==> flow/design.v <==
module DataAggregator(
           clk, reset, bit1, bit2, bit3, bit4, read_index_yaxis, read_index_xaxis,
           out_data_yaxis, out_data_xaxis, finished
       );
localparam MODE_WAIT_START = 0;
localparam MODE_WAIT_CHANNEL = 1;
localparam MODE_WAIT_DATA = 2;
localparam MODE_ASSIGN_DATA = 3;
input clk, reset;
input bit1, bit2, bit3, bit4;  
input [6:0] read_index_yaxis, read_index_xaxis;
output [15:0] out_data_yaxis;  
output [15:0] out_data_xaxis;  
output finished;
reg [15:0] data_yaxis [0:127];
reg [15:0] data_xaxis [0:127];
reg [15:0] bit1_data_buffer, bit2_data_buffer, bit3_data_buffer, bit4_data_buffer;
reg [3:0] bit1_data_buffer_index, bit2_data_buffer_index, bit3_data_buffer_index, bit4_data_buffer_index;
reg [4:0] data_index_yaxis1, data_index_yaxis2, data_index_yaxis3, data_index_yaxis4;
reg [4:0] data_index_xaxis1, data_index_xaxis2, data_index_xaxis3, data_index_xaxis4;
reg data_yaxis1_valid, data_yaxis2_valid, data_yaxis3_valid, data_yaxis4_valid;
reg data_xaxis1_valid, data_xaxis2_valid, data_xaxis3_valid, data_xaxis4_valid;
reg channel_bit1, channel_bit2, channel_bit3, channel_bit4;
reg [1:0] mode_bit1, mode_bit2, mode_bit3, mode_bit4;
wire data_yaxis_valid, data_xaxis_valid;
integer i;
always @(posedge clk) begin
    if (reset) begin
        for (i = 0; i < 128; i = i + 1) begin
            data_yaxis[i] <= 0;
            data_xaxis[i] <= 0;
        end
        bit1_data_buffer <= 0;
        bit2_data_buffer <= 0;
        bit3_data_buffer <= 0;
        bit4_data_buffer <= 0;
        bit1_data_buffer_index <= 0;
        bit2_data_buffer_index <= 0;
        bit3_data_buffer_index <= 0;
        bit4_data_buffer_index <= 0;
        data_index_yaxis1 <= 31;
        data_index_yaxis2 <= 31;
        data_index_yaxis3 <= 31;
        data_index_yaxis4 <= 31;
        data_index_xaxis1 <= 31;
        data_index_xaxis2 <= 31;
        data_index_xaxis3 <= 31;
        data_index_xaxis4 <= 31;
        data_yaxis1_valid <= 0;
        data_yaxis2_valid <= 0;
        data_yaxis3_valid <= 0;
        data_yaxis4_valid <= 0;
        data_xaxis1_valid <= 0;
        data_xaxis2_valid <= 0;
        data_xaxis3_valid <= 0;
        data_xaxis4_valid <= 0;
        channel_bit1 <= 0;
        channel_bit2 <= 0;
        channel_bit3 <= 0;
        channel_bit4 <= 0;
        mode_bit1 <= MODE_WAIT_START;
        mode_bit2 <= MODE_WAIT_START;
        mode_bit3 <= MODE_WAIT_START;
        mode_bit4 <= MODE_WAIT_START;
    end else begin
        if (mode_bit1 == MODE_WAIT_START) begin
            if (bit1) begin
                mode_bit1 <= MODE_WAIT_CHANNEL;
            end
        end else if (mode_bit1 == MODE_WAIT_CHANNEL) begin
            channel_bit1 <= bit1;
            mode_bit1 <= MODE_WAIT_DATA;
            bit1_data_buffer_index <= 15;
        end else if (mode_bit1 == MODE_WAIT_DATA) begin
            bit1_data_buffer[bit1_data_buffer_index] <= bit1;
            if (bit1_data_buffer_index >= 1) begin
                bit1_data_buffer_index <= bit1_data_buffer_index - 1;
            end else begin
                mode_bit1 <= MODE_ASSIGN_DATA;
            end
        end else if (mode_bit1 == MODE_ASSIGN_DATA) begin
            mode_bit1 <= MODE_WAIT_START;
            if (channel_bit1 == 0) begin  
                data_yaxis[data_index_yaxis1] <= bit1_data_buffer;
                if (data_index_yaxis1 >= 1) begin
                    data_index_yaxis1 <= data_index_yaxis1 - 1;
                    data_yaxis1_valid <= 0;
                end else begin
                    data_index_yaxis1 <= 31;
                    data_yaxis1_valid <= 1;
                end
            end else begin  
                data_yaxis[32 + data_index_yaxis2] <= bit1_data_buffer;
                if (data_index_yaxis2 >= 1) begin
                    data_index_yaxis2 <= data_index_yaxis2 - 1;
                    data_yaxis2_valid <= 0;
                end else begin
                    data_index_yaxis2 <= 31;
                    data_yaxis2_valid <= 1;
                end
            end
        end
        if (mode_bit2 == MODE_WAIT_START) begin
            if (bit2) begin
                mode_bit2 <= MODE_WAIT_CHANNEL;
            end
        end else if (mode_bit2 == MODE_WAIT_CHANNEL) begin
            channel_bit2 <= bit2;
            mode_bit2 <= MODE_WAIT_DATA;
            bit2_data_buffer_index <= 15;
        end else if (mode_bit2 == MODE_WAIT_DATA) begin
            bit2_data_buffer[bit2_data_buffer_index] <= bit2;
            if (bit2_data_buffer_index >= 1) begin
                bit2_data_buffer_index <= bit2_data_buffer_index - 1;
            end else begin
                mode_bit2 <= MODE_ASSIGN_DATA;
            end
        end else if (mode_bit2 == MODE_ASSIGN_DATA) begin
            mode_bit2 <= MODE_WAIT_START;
            if (channel_bit2 == 0) begin  
                data_yaxis[64 + data_index_yaxis3] <= bit2_data_buffer;
                if (data_index_yaxis3 >= 1) begin
                    data_index_yaxis3 <= data_index_yaxis3 - 1;
                    data_yaxis3_valid <= 0;
                end else begin
                    data_index_yaxis3 <= 31;
                    data_yaxis3_valid <= 1;
                end
            end else begin  
                data_yaxis[96 + data_index_yaxis4] <= bit2_data_buffer;
                if (data_index_yaxis4 >= 1) begin
                    data_index_yaxis4 <= data_index_yaxis4 - 1;
                    data_yaxis4_valid <= 0;
                end else begin
                    data_index_yaxis4 <= 31;
                    data_yaxis4_valid <= 1;
                end
            end
        end
        if (mode_bit3 == MODE_WAIT_START) begin
            if (bit3) begin
                mode_bit3 <= MODE_WAIT_CHANNEL;
            end
        end else if (mode_bit3 == MODE_WAIT_CHANNEL) begin
            channel_bit3 <= bit3;
            mode_bit3 <= MODE_WAIT_DATA;
            bit3_data_buffer_index <= 15;
        end else if (mode_bit3 == MODE_WAIT_DATA) begin
            bit3_data_buffer[bit3_data_buffer_index] <= bit3;
            if (bit3_data_buffer_index >= 1) begin
                bit3_data_buffer_index <= bit3_data_buffer_index - 1;
            end else begin
                mode_bit3 <= MODE_ASSIGN_DATA;
            end
        end else if (mode_bit3 == MODE_ASSIGN_DATA) begin
            mode_bit3 <= MODE_WAIT_START;
            if (channel_bit3 == 0) begin  
                data_xaxis[data_index_xaxis1] <= bit3_data_buffer;
                if (data_index_xaxis1 >= 1) begin
                    data_index_xaxis1 <= data_index_xaxis1 - 1;
                    data_xaxis1_valid <= 0;
                end else begin
                    data_index_xaxis1 <= 31;
                    data_xaxis1_valid <= 1;
                end
            end else begin  
                data_xaxis[32 + data_index_xaxis2] <= bit3_data_buffer;
                if (data_index_xaxis2 >= 1) begin
                    data_index_xaxis2 <= data_index_xaxis2 - 1;
                    data_xaxis2_valid <= 0;
                end else begin
                    data_index_xaxis2 <= 31;
                    data_xaxis2_valid <= 1;
                end
            end
        end
        if (mode_bit4 == MODE_WAIT_START) begin
            if (bit4) begin
                mode_bit4 <= MODE_WAIT_CHANNEL;
            end
        end else if (mode_bit4 == MODE_WAIT_CHANNEL) begin
            channel_bit4 <= bit4;
            mode_bit4 <= MODE_WAIT_DATA;
            bit4_data_buffer_index <= 15;
        end else if (mode_bit4 == MODE_WAIT_DATA) begin
            bit4_data_buffer[bit4_data_buffer_index] <= bit4;
            if (bit4_data_buffer_index >= 1) begin
                bit4_data_buffer_index <= bit4_data_buffer_index - 1;
            end else begin
                mode_bit4 <= MODE_ASSIGN_DATA;
            end
        end else if (mode_bit4 == MODE_ASSIGN_DATA) begin
            mode_bit4 <= MODE_WAIT_START;
            if (channel_bit4 == 0) begin  
                data_xaxis[64 + data_index_xaxis3] <= bit4_data_buffer;
                if (data_index_xaxis3 >= 1) begin
                    data_index_xaxis3 <= data_index_xaxis3 - 1;
                    data_xaxis3_valid <= 0;
                end else begin
                    data_index_xaxis3 <= 31;
                    data_xaxis3_valid <= 1;
                end
            end else begin  
                data_xaxis[96 + data_index_xaxis4] <= bit4_data_buffer;
                if (data_index_xaxis4 >= 1) begin
                    data_index_xaxis4 <= data_index_xaxis4 - 1;
                    data_xaxis4_valid <= 0;
                end else begin
                    data_index_xaxis4 <= 31;
                    data_xaxis4_valid <= 1;
                end
            end
        end
    end
end
assign out_data_yaxis = data_yaxis[read_index_yaxis];
assign out_data_xaxis = data_xaxis[read_index_xaxis];
assign data_yaxis_valid = (data_yaxis1_valid && data_yaxis2_valid && data_yaxis3_valid && data_yaxis4_valid);
assign data_xaxis_valid = (data_xaxis1_valid && data_xaxis2_valid && data_xaxis3_valid && data_xaxis4_valid);
assign finished = (data_yaxis_valid && data_xaxis_valid);
endmodule
Appendix: tool output

=== Reports on DataAggregator ===
Each step is given for the RTL above and for the edited RTL.
Lines under "unedited" count in the file above, lines under "edited" in the edited file.
"change" is "edited" less "unedited", of the values as shown.
Operators: Yosys type, input widths -> output width; for muxes data width and select width s.
Cell names lack the library's common part.
A cell with n/a has no value.

* Top: DataAggregator
* Clock port: clk
* Cell library: sky130hd
* Timing corner: tt_025C_1v80

=== Edit of the RTL ===
The edit as a unified diff against the file above.
A script made this edit. It changes what the design does and was not meant as an optimisation.

<pre>
@@ -1,5 +1,5 @@
 module DataAggregator(
            clk, reset, bit1, bit2, bit3, bit4, read_index_yaxis, read_index_xaxis,
-           out_data_yaxis, out_data_xaxis, finished
+           out_data_yaxis, out_data_xaxis_pin, finished
        );
 localparam MODE_WAIT_START = 0;
@@ -11,6 +11,10 @@
 input [6:0] read_index_yaxis, read_index_xaxis;
 output [15:0] out_data_yaxis;  
-output [15:0] out_data_xaxis;  
+output [15:0] out_data_xaxis_pin;  
 output finished;
+wire [15:0] out_data_xaxis;
+reg [15:0] out_data_xaxis_ff;
+always @(posedge clk) out_data_xaxis_ff <= out_data_xaxis;
+assign out_data_xaxis_pin = out_data_xaxis_ff;
 reg [15:0] data_yaxis [0:127];
 reg [15:0] data_xaxis [0:127];
</pre>

=== Elaborated design ===
Yosys after proc, flatten, opt, wreduce and memory -nomap, before mapping. Memory bits, and registers merged into a memory's read port (data or address), are not among the register bits. Print and check cells are not counted. Equal cells are merged and count once.
Yosys's memory passes give these memory sizes; they may raise the number of words (mostly to a power of two), join words into wider ones and drop unused or constant bits.

{| class="wikitable"
|+ Word-level totals
! item !! unedited !! edited !! change
|-
| register bits || 140 || 140 || 0
|-
| cells after elaboration || 384 || 384 || 0
|-
| memory bits (writable) || 4096 || 4096 || 0
|-
| output and inout bits || 33 || 33 || 0
|-
| memories kept || 2 || 2 || 0
|-
| bits of input ports || 20 || 20 || 0
|}

{| class="wikitable"
|+ Cells by class
! item !! unedited !! edited !! change
|-
| shift operators || 8 || 8 || 0
|-
| order comparisons || 12 || 12 || 0
|-
| reduce/logical cells || 51 || 51 || 0
|-
| bitwise gates (word level) || 28 || 28 || 0
|-
| muxes and demuxes || 209 || 209 || 0
|-
| add/subtract/negate cells || 22 || 22 || 0
|-
| eq/ne operators || 20 || 20 || 0
|}

Unchanged operator kinds not shown: 31.

=== Logic depth ===
Longest topological path by Yosys (ltp), each cell counted once; first at word level (registers and memories cut), then after technology mapping (sequential cells cut; the memories' decode and read muxes count).

{| class="wikitable"
|+ Logic depth
! item !! unedited !! edited !! change
|-
| depth after elaboration || 8 || 8 || 0
|-
| ABC_AREA || 0 || 0 || n/a
|-
| gate-level depth with buffers || 9 || 9 || 0
|-
| gate-level depth less buffers || 7 || 7 || 0
|}

=== After synthesis ===
The flow's flattened synthesis, as Yosys stat reports it; memories are mapped. The netlist is that of the ABC_AREA named above (0 if unset); the other value can give another one.

{| class="wikitable"
|+ Cells by type
! cell !! unedited !! edited !! change
|-
| nor3_1 || 40 || 101 || +61
|-
| and2_1 || 4097 || 4044 || -53
|-
| clkbuf_1 || 938 || 972 || +34
|-
| nor2_1 || 343 || 324 || -19
|-
| dfxtp_1 || 148 || 164 || +16
|-
| mux2i_1 || 27 || 13 || -14
|-
| buf_2 || 103 || 116 || +13
|-
| buf_1 || 50 || 37 || -13
|-
| nand2b_1 || 21 || 34 || +13
|-
| nand3_1 || 63 || 74 || +11
|-
| o31ai_1 || 17 || 28 || +11
|-
| nand4_1 || 7 || 18 || +11
|-
| and3_1 || 16 || 6 || -10
|-
| nand3b_1 || 26 || 17 || -9
|-
| a21oi_1 || 58 || 64 || +6
|-
| a22o_1 || 1 || 7 || +6
|-
| buf_6 || 7 || 2 || -5
|-
| a31oi_1 || 1 || 6 || +5
|}

Unchanged cell types not shown: 15.
Not every row of either side is listed.

{| class="wikitable"
|+ Mapped netlist
! item !! unedited !! edited !! change
|-
| buffer cells || 1101 || 1128 || +27
|-
| mapped flip-flops || 4244 || 4260 || +16
|-
| sequential part of the area (µm²) || 125960.8 || 126281.1 || +320.3
|-
| cells in the netlist || 12113 || 12198 || +85
|-
| synthesis area (µm²) || 194066.1 || 194673.0 || +606.9
|}

=== Worst setup path after synthesis ===
Source: OpenSTA report_checks on the synthesized netlist (no wires, ideal clock, input and output delay 20% of the period each), path of least setup slack; recovery checks are left aside. Register names are those of the netlist, which keeps one name where synthesis merged equal registers.

{| class="wikitable"
|+ Path post-synthesis
! item !! unedited !! edited !! change
|-
| kind || input to output || input to output || n/a
|-
| from || input read_index_xaxis[0] || input read_index_yaxis[0] || n/a
|-
| to || output out_data_xaxis[0] || output out_data_yaxis[10] || n/a
|-
| path delay (ps) || 2413 || 2411 || -2
|-
| time at the first pin (ps) || 2000 || 2000 || 0
|-
| output delay (ps) || 2000 || 2000 || 0
|-
| period (ps) || 10000 || 10000 || 0
|-
| input delay (ps) || 2000 || 2000 || 0
|-
| buffers on the path || 2 || 2 || 0
|-
| stages || 6 || 6 || 0
|-
| data arrival time (ps) || 4413 || 4411 || -2
|-
| setup slack (ps) || 3587 || 3589 || +2
|-
| data required time (ps) || 8000 || 8000 || 0
|-
| period reached after synthesis (ps) || 6413 || 6411 || -2
|}

"path delay" is the arrival time less input delay plus setup time.
A path that ends at an output port has no setup time.
"stages" counts driving pins, that of a launching flip-flop among them; a cell with two outputs on the path counts twice.
"period reached after synthesis" = period - worst setup slack (recovery checks aside). The figure is calculated, with input and output delays left at 20% of the set period.
Between the ends stands the longest chain of elaborated cells between them, by number of cells; it is not shown to be the way that was timed. Of several equally long chains one is given.
Each line given opens the expression or statement behind the cell; cells for indexed reads and writes are added by Yosys, which also makes memories of some case tables.
The chain passes a memory read, where the word-level depth is cut; so it can be longer than that depth.

Between the ends, post-synthesis, unedited:
* Cell sequence: buf_4 -> buf_1 -> mux4_2 -> mux4_2 -> mux4_2 -> mux2_2
* Length of the longest elaborated chain: 1
* Elaborated cells on any way between the ends: 1
* RTL lines with such cells: 1
* Those cells by class: 1 x memory

{| class="wikitable"
|+ Ends and longest elaborated chain, post-synthesis, unedited
! item !! line !! RTL
|-
| from (decl) || 11 || <nowiki>input [6:0] read_index_yaxis, read_index_xaxis;</nowiki>
|-
| $mem_v2 128x16 || 16 || <nowiki>reg [15:0] data_xaxis [0:127];</nowiki>
|-
| to (decl) || 13 || <nowiki>output [15:0] out_data_xaxis;</nowiki>
|}

Between the ends, post-synthesis, edited:
* Cell sequence: buf_2 -> clkbuf_1 -> mux4_2 -> mux4_2 -> mux4_2 -> mux2_2
* Length of the longest elaborated chain: 1
* Elaborated cells on any way between the ends: 1
* RTL lines with such cells: 1
* Those cells by class: 1 x memory

{| class="wikitable"
|+ Ends and longest elaborated chain, post-synthesis, edited
! item !! line !! RTL
|-
| from (decl) || 11 || <nowiki>input [6:0] read_index_yaxis, read_index_xaxis;</nowiki>
|-
| $mem_v2 128x16 || 19 || <nowiki>reg [15:0] data_yaxis [0:127];</nowiki>
|-
| to (decl) || 12 || <nowiki>output [15:0] out_data_yaxis;</nowiki>
|}

=== Worst path after layout ===
Path of least setup slack in the final report of each run of pair A (OpenROAD, finished layout, wires in). Where an end is a register, its clock arrival counts in the times.
The path's times are printed in steps of 10 ps; the period is the one set.

{| class="wikitable"
|+ Path after layout
! item !! unedited !! edited !! change
|-
| kind || input to output || input to output || n/a
|-
| from || input read_index_yaxis[2] || input read_index_yaxis[0] || n/a
|-
| to || output out_data_yaxis[14] || output out_data_yaxis[5] || n/a
|-
| setup slack (ps) || 2010 || 2030 || +20
|-
| period (ps) || 10000 || 10000 || 0
|-
| input delay (ps) || 2000 || 2000 || 0
|-
| output delay (ps) || 2000 || 2000 || 0
|-
| stages || 8 || 7 || -1
|-
| data arrival time (ps) || 5990 || 5970 || -20
|-
| time at the first pin (ps) || 2000 || 2000 || 0
|-
| data required time (ps) || 8000 || 8000 || 0
|-
| buffers on the path || 4 || 3 || -1
|}

Between the ends stands the longest chain of elaborated cells between them, by number of cells; it is not shown to be the way that was timed. Of several equally long chains one is given.
The chain passes a memory read, where the word-level depth is cut; so it can be longer than that depth.

Between the ends, after layout, unedited:
* Cell sequence: buf_8 -> buf_4 -> buf_4 -> mux4_2 -> mux4_2 -> mux4_2 -> mux2_2 -> clkdlybuf4s50_1
* Length of the longest elaborated chain: 1
* Elaborated cells on any way between the ends: 1
* RTL lines with such cells: 1
* Those cells by class: 1 x memory

{| class="wikitable"
|+ Ends and longest elaborated chain, after layout, unedited
! item !! line !! RTL
|-
| from (decl) || 11 || <nowiki>input [6:0] read_index_yaxis, read_index_xaxis;</nowiki>
|-
| $mem_v2 128x16 || 15 || <nowiki>reg [15:0] data_yaxis [0:127];</nowiki>
|-
| to (decl) || 12 || <nowiki>output [15:0] out_data_yaxis;</nowiki>
|}

Between the ends, after layout, edited:
* Cell sequence: buf_8 -> buf_4 -> mux4_2 -> mux4_2 -> mux4_2 -> mux2_2 -> clkdlybuf4s50_1
* Length of the longest elaborated chain: 1
* Elaborated cells on any way between the ends: 1
* RTL lines with such cells: 1
* Those cells by class: 1 x memory

{| class="wikitable"
|+ Ends and longest elaborated chain, after layout, edited
! item !! line !! RTL
|-
| from (decl) || 11 || <nowiki>input [6:0] read_index_yaxis, read_index_xaxis;</nowiki>
|-
| $mem_v2 128x16 || 19 || <nowiki>reg [15:0] data_yaxis [0:127];</nowiki>
|-
| to (decl) || 12 || <nowiki>output [15:0] out_data_yaxis;</nowiki>
|}

=== Flow runs ===
Runs of the flow (Yosys, OpenROAD) on both versions; the two runs of a pair have the same settings. The constraints put input and output delay at 20% of the set period each and load the outputs with 0.01 pF.

Flow settings, pair A:
* CORE_UTILIZATION: 45
* PLACE_DENSITY: 0.6
* period_ns: 10.0
* CAP_MARGIN: 20
* CORE_MARGIN: 2
* SLEW_MARGIN: 20

{| class="wikitable"
|+ Final reports, pair A
! item !! unedited !! edited !! change
|-
| reached clock period (ps) || 7987 || 7970 || -17
|-
| utilization after routing (%) || 50.1 || 50.1 || 0.0
|-
| area inside the die boundary (µm²) || 436524.0 || 437887.0 || +1363.0
|-
| lowest setup slack (ps) || 2013 || 2030 || +17
|-
| worst hold slack (ps) || 464 || 459 || -5
|-
| Yosys chip area after synthesis (µm²) || 194066.1 || 194673.0 || +606.9
|-
| overall power (mW) || 39.615 || 39.759 || +0.144
|}

Flow settings, pair B:
* CAP_MARGIN: 20
* CELL_PAD_IN_SITES_GLOBAL_PLACEMENT: 0
* CORE_ASPECT_RATIO: 1.3
* CORE_MARGIN: 2
* CORE_UTILIZATION: 26
* GPL_ROUTABILITY_DRIVEN: 1
* HOLD_SLACK_MARGIN: -0.03
* PLACE_DENSITY_LB_ADDON: 0.12
* SETUP_SLACK_MARGIN: -0.41
* period_ns: 6.86
* SLEW_MARGIN: 20

{| class="wikitable"
|+ Final reports, pair B
! item !! unedited !! edited !! change
|-
| reached clock period (ps) || 6473 || 6354 || -119
|-
| utilization after routing (%) || 29.9 || 29.8 || -0.1
|-
| area inside the die boundary (µm²) || 753398.0 || 755736.0 || +2338.0
|-
| lowest setup slack (ps) || 387 || 506 || +119
|-
| worst hold slack (ps) || 458 || 461 || +3
|-
| Yosys chip area after synthesis (µm²) || 194066.1 || 194673.0 || +606.9
|-
| overall power (mW) || 59.045 || 59.314 || +0.269
|}

"reached clock period": clock period set for the run, less the worst setup slack. It is reckoned from that one timing run; input and output delays stay at 20% of the period that was set.
By "overall power" is meant OpenSTA's value without simulated activity: inputs other than the clock are taken to toggle once in ten clock periods, and the tool carries that through the logic.
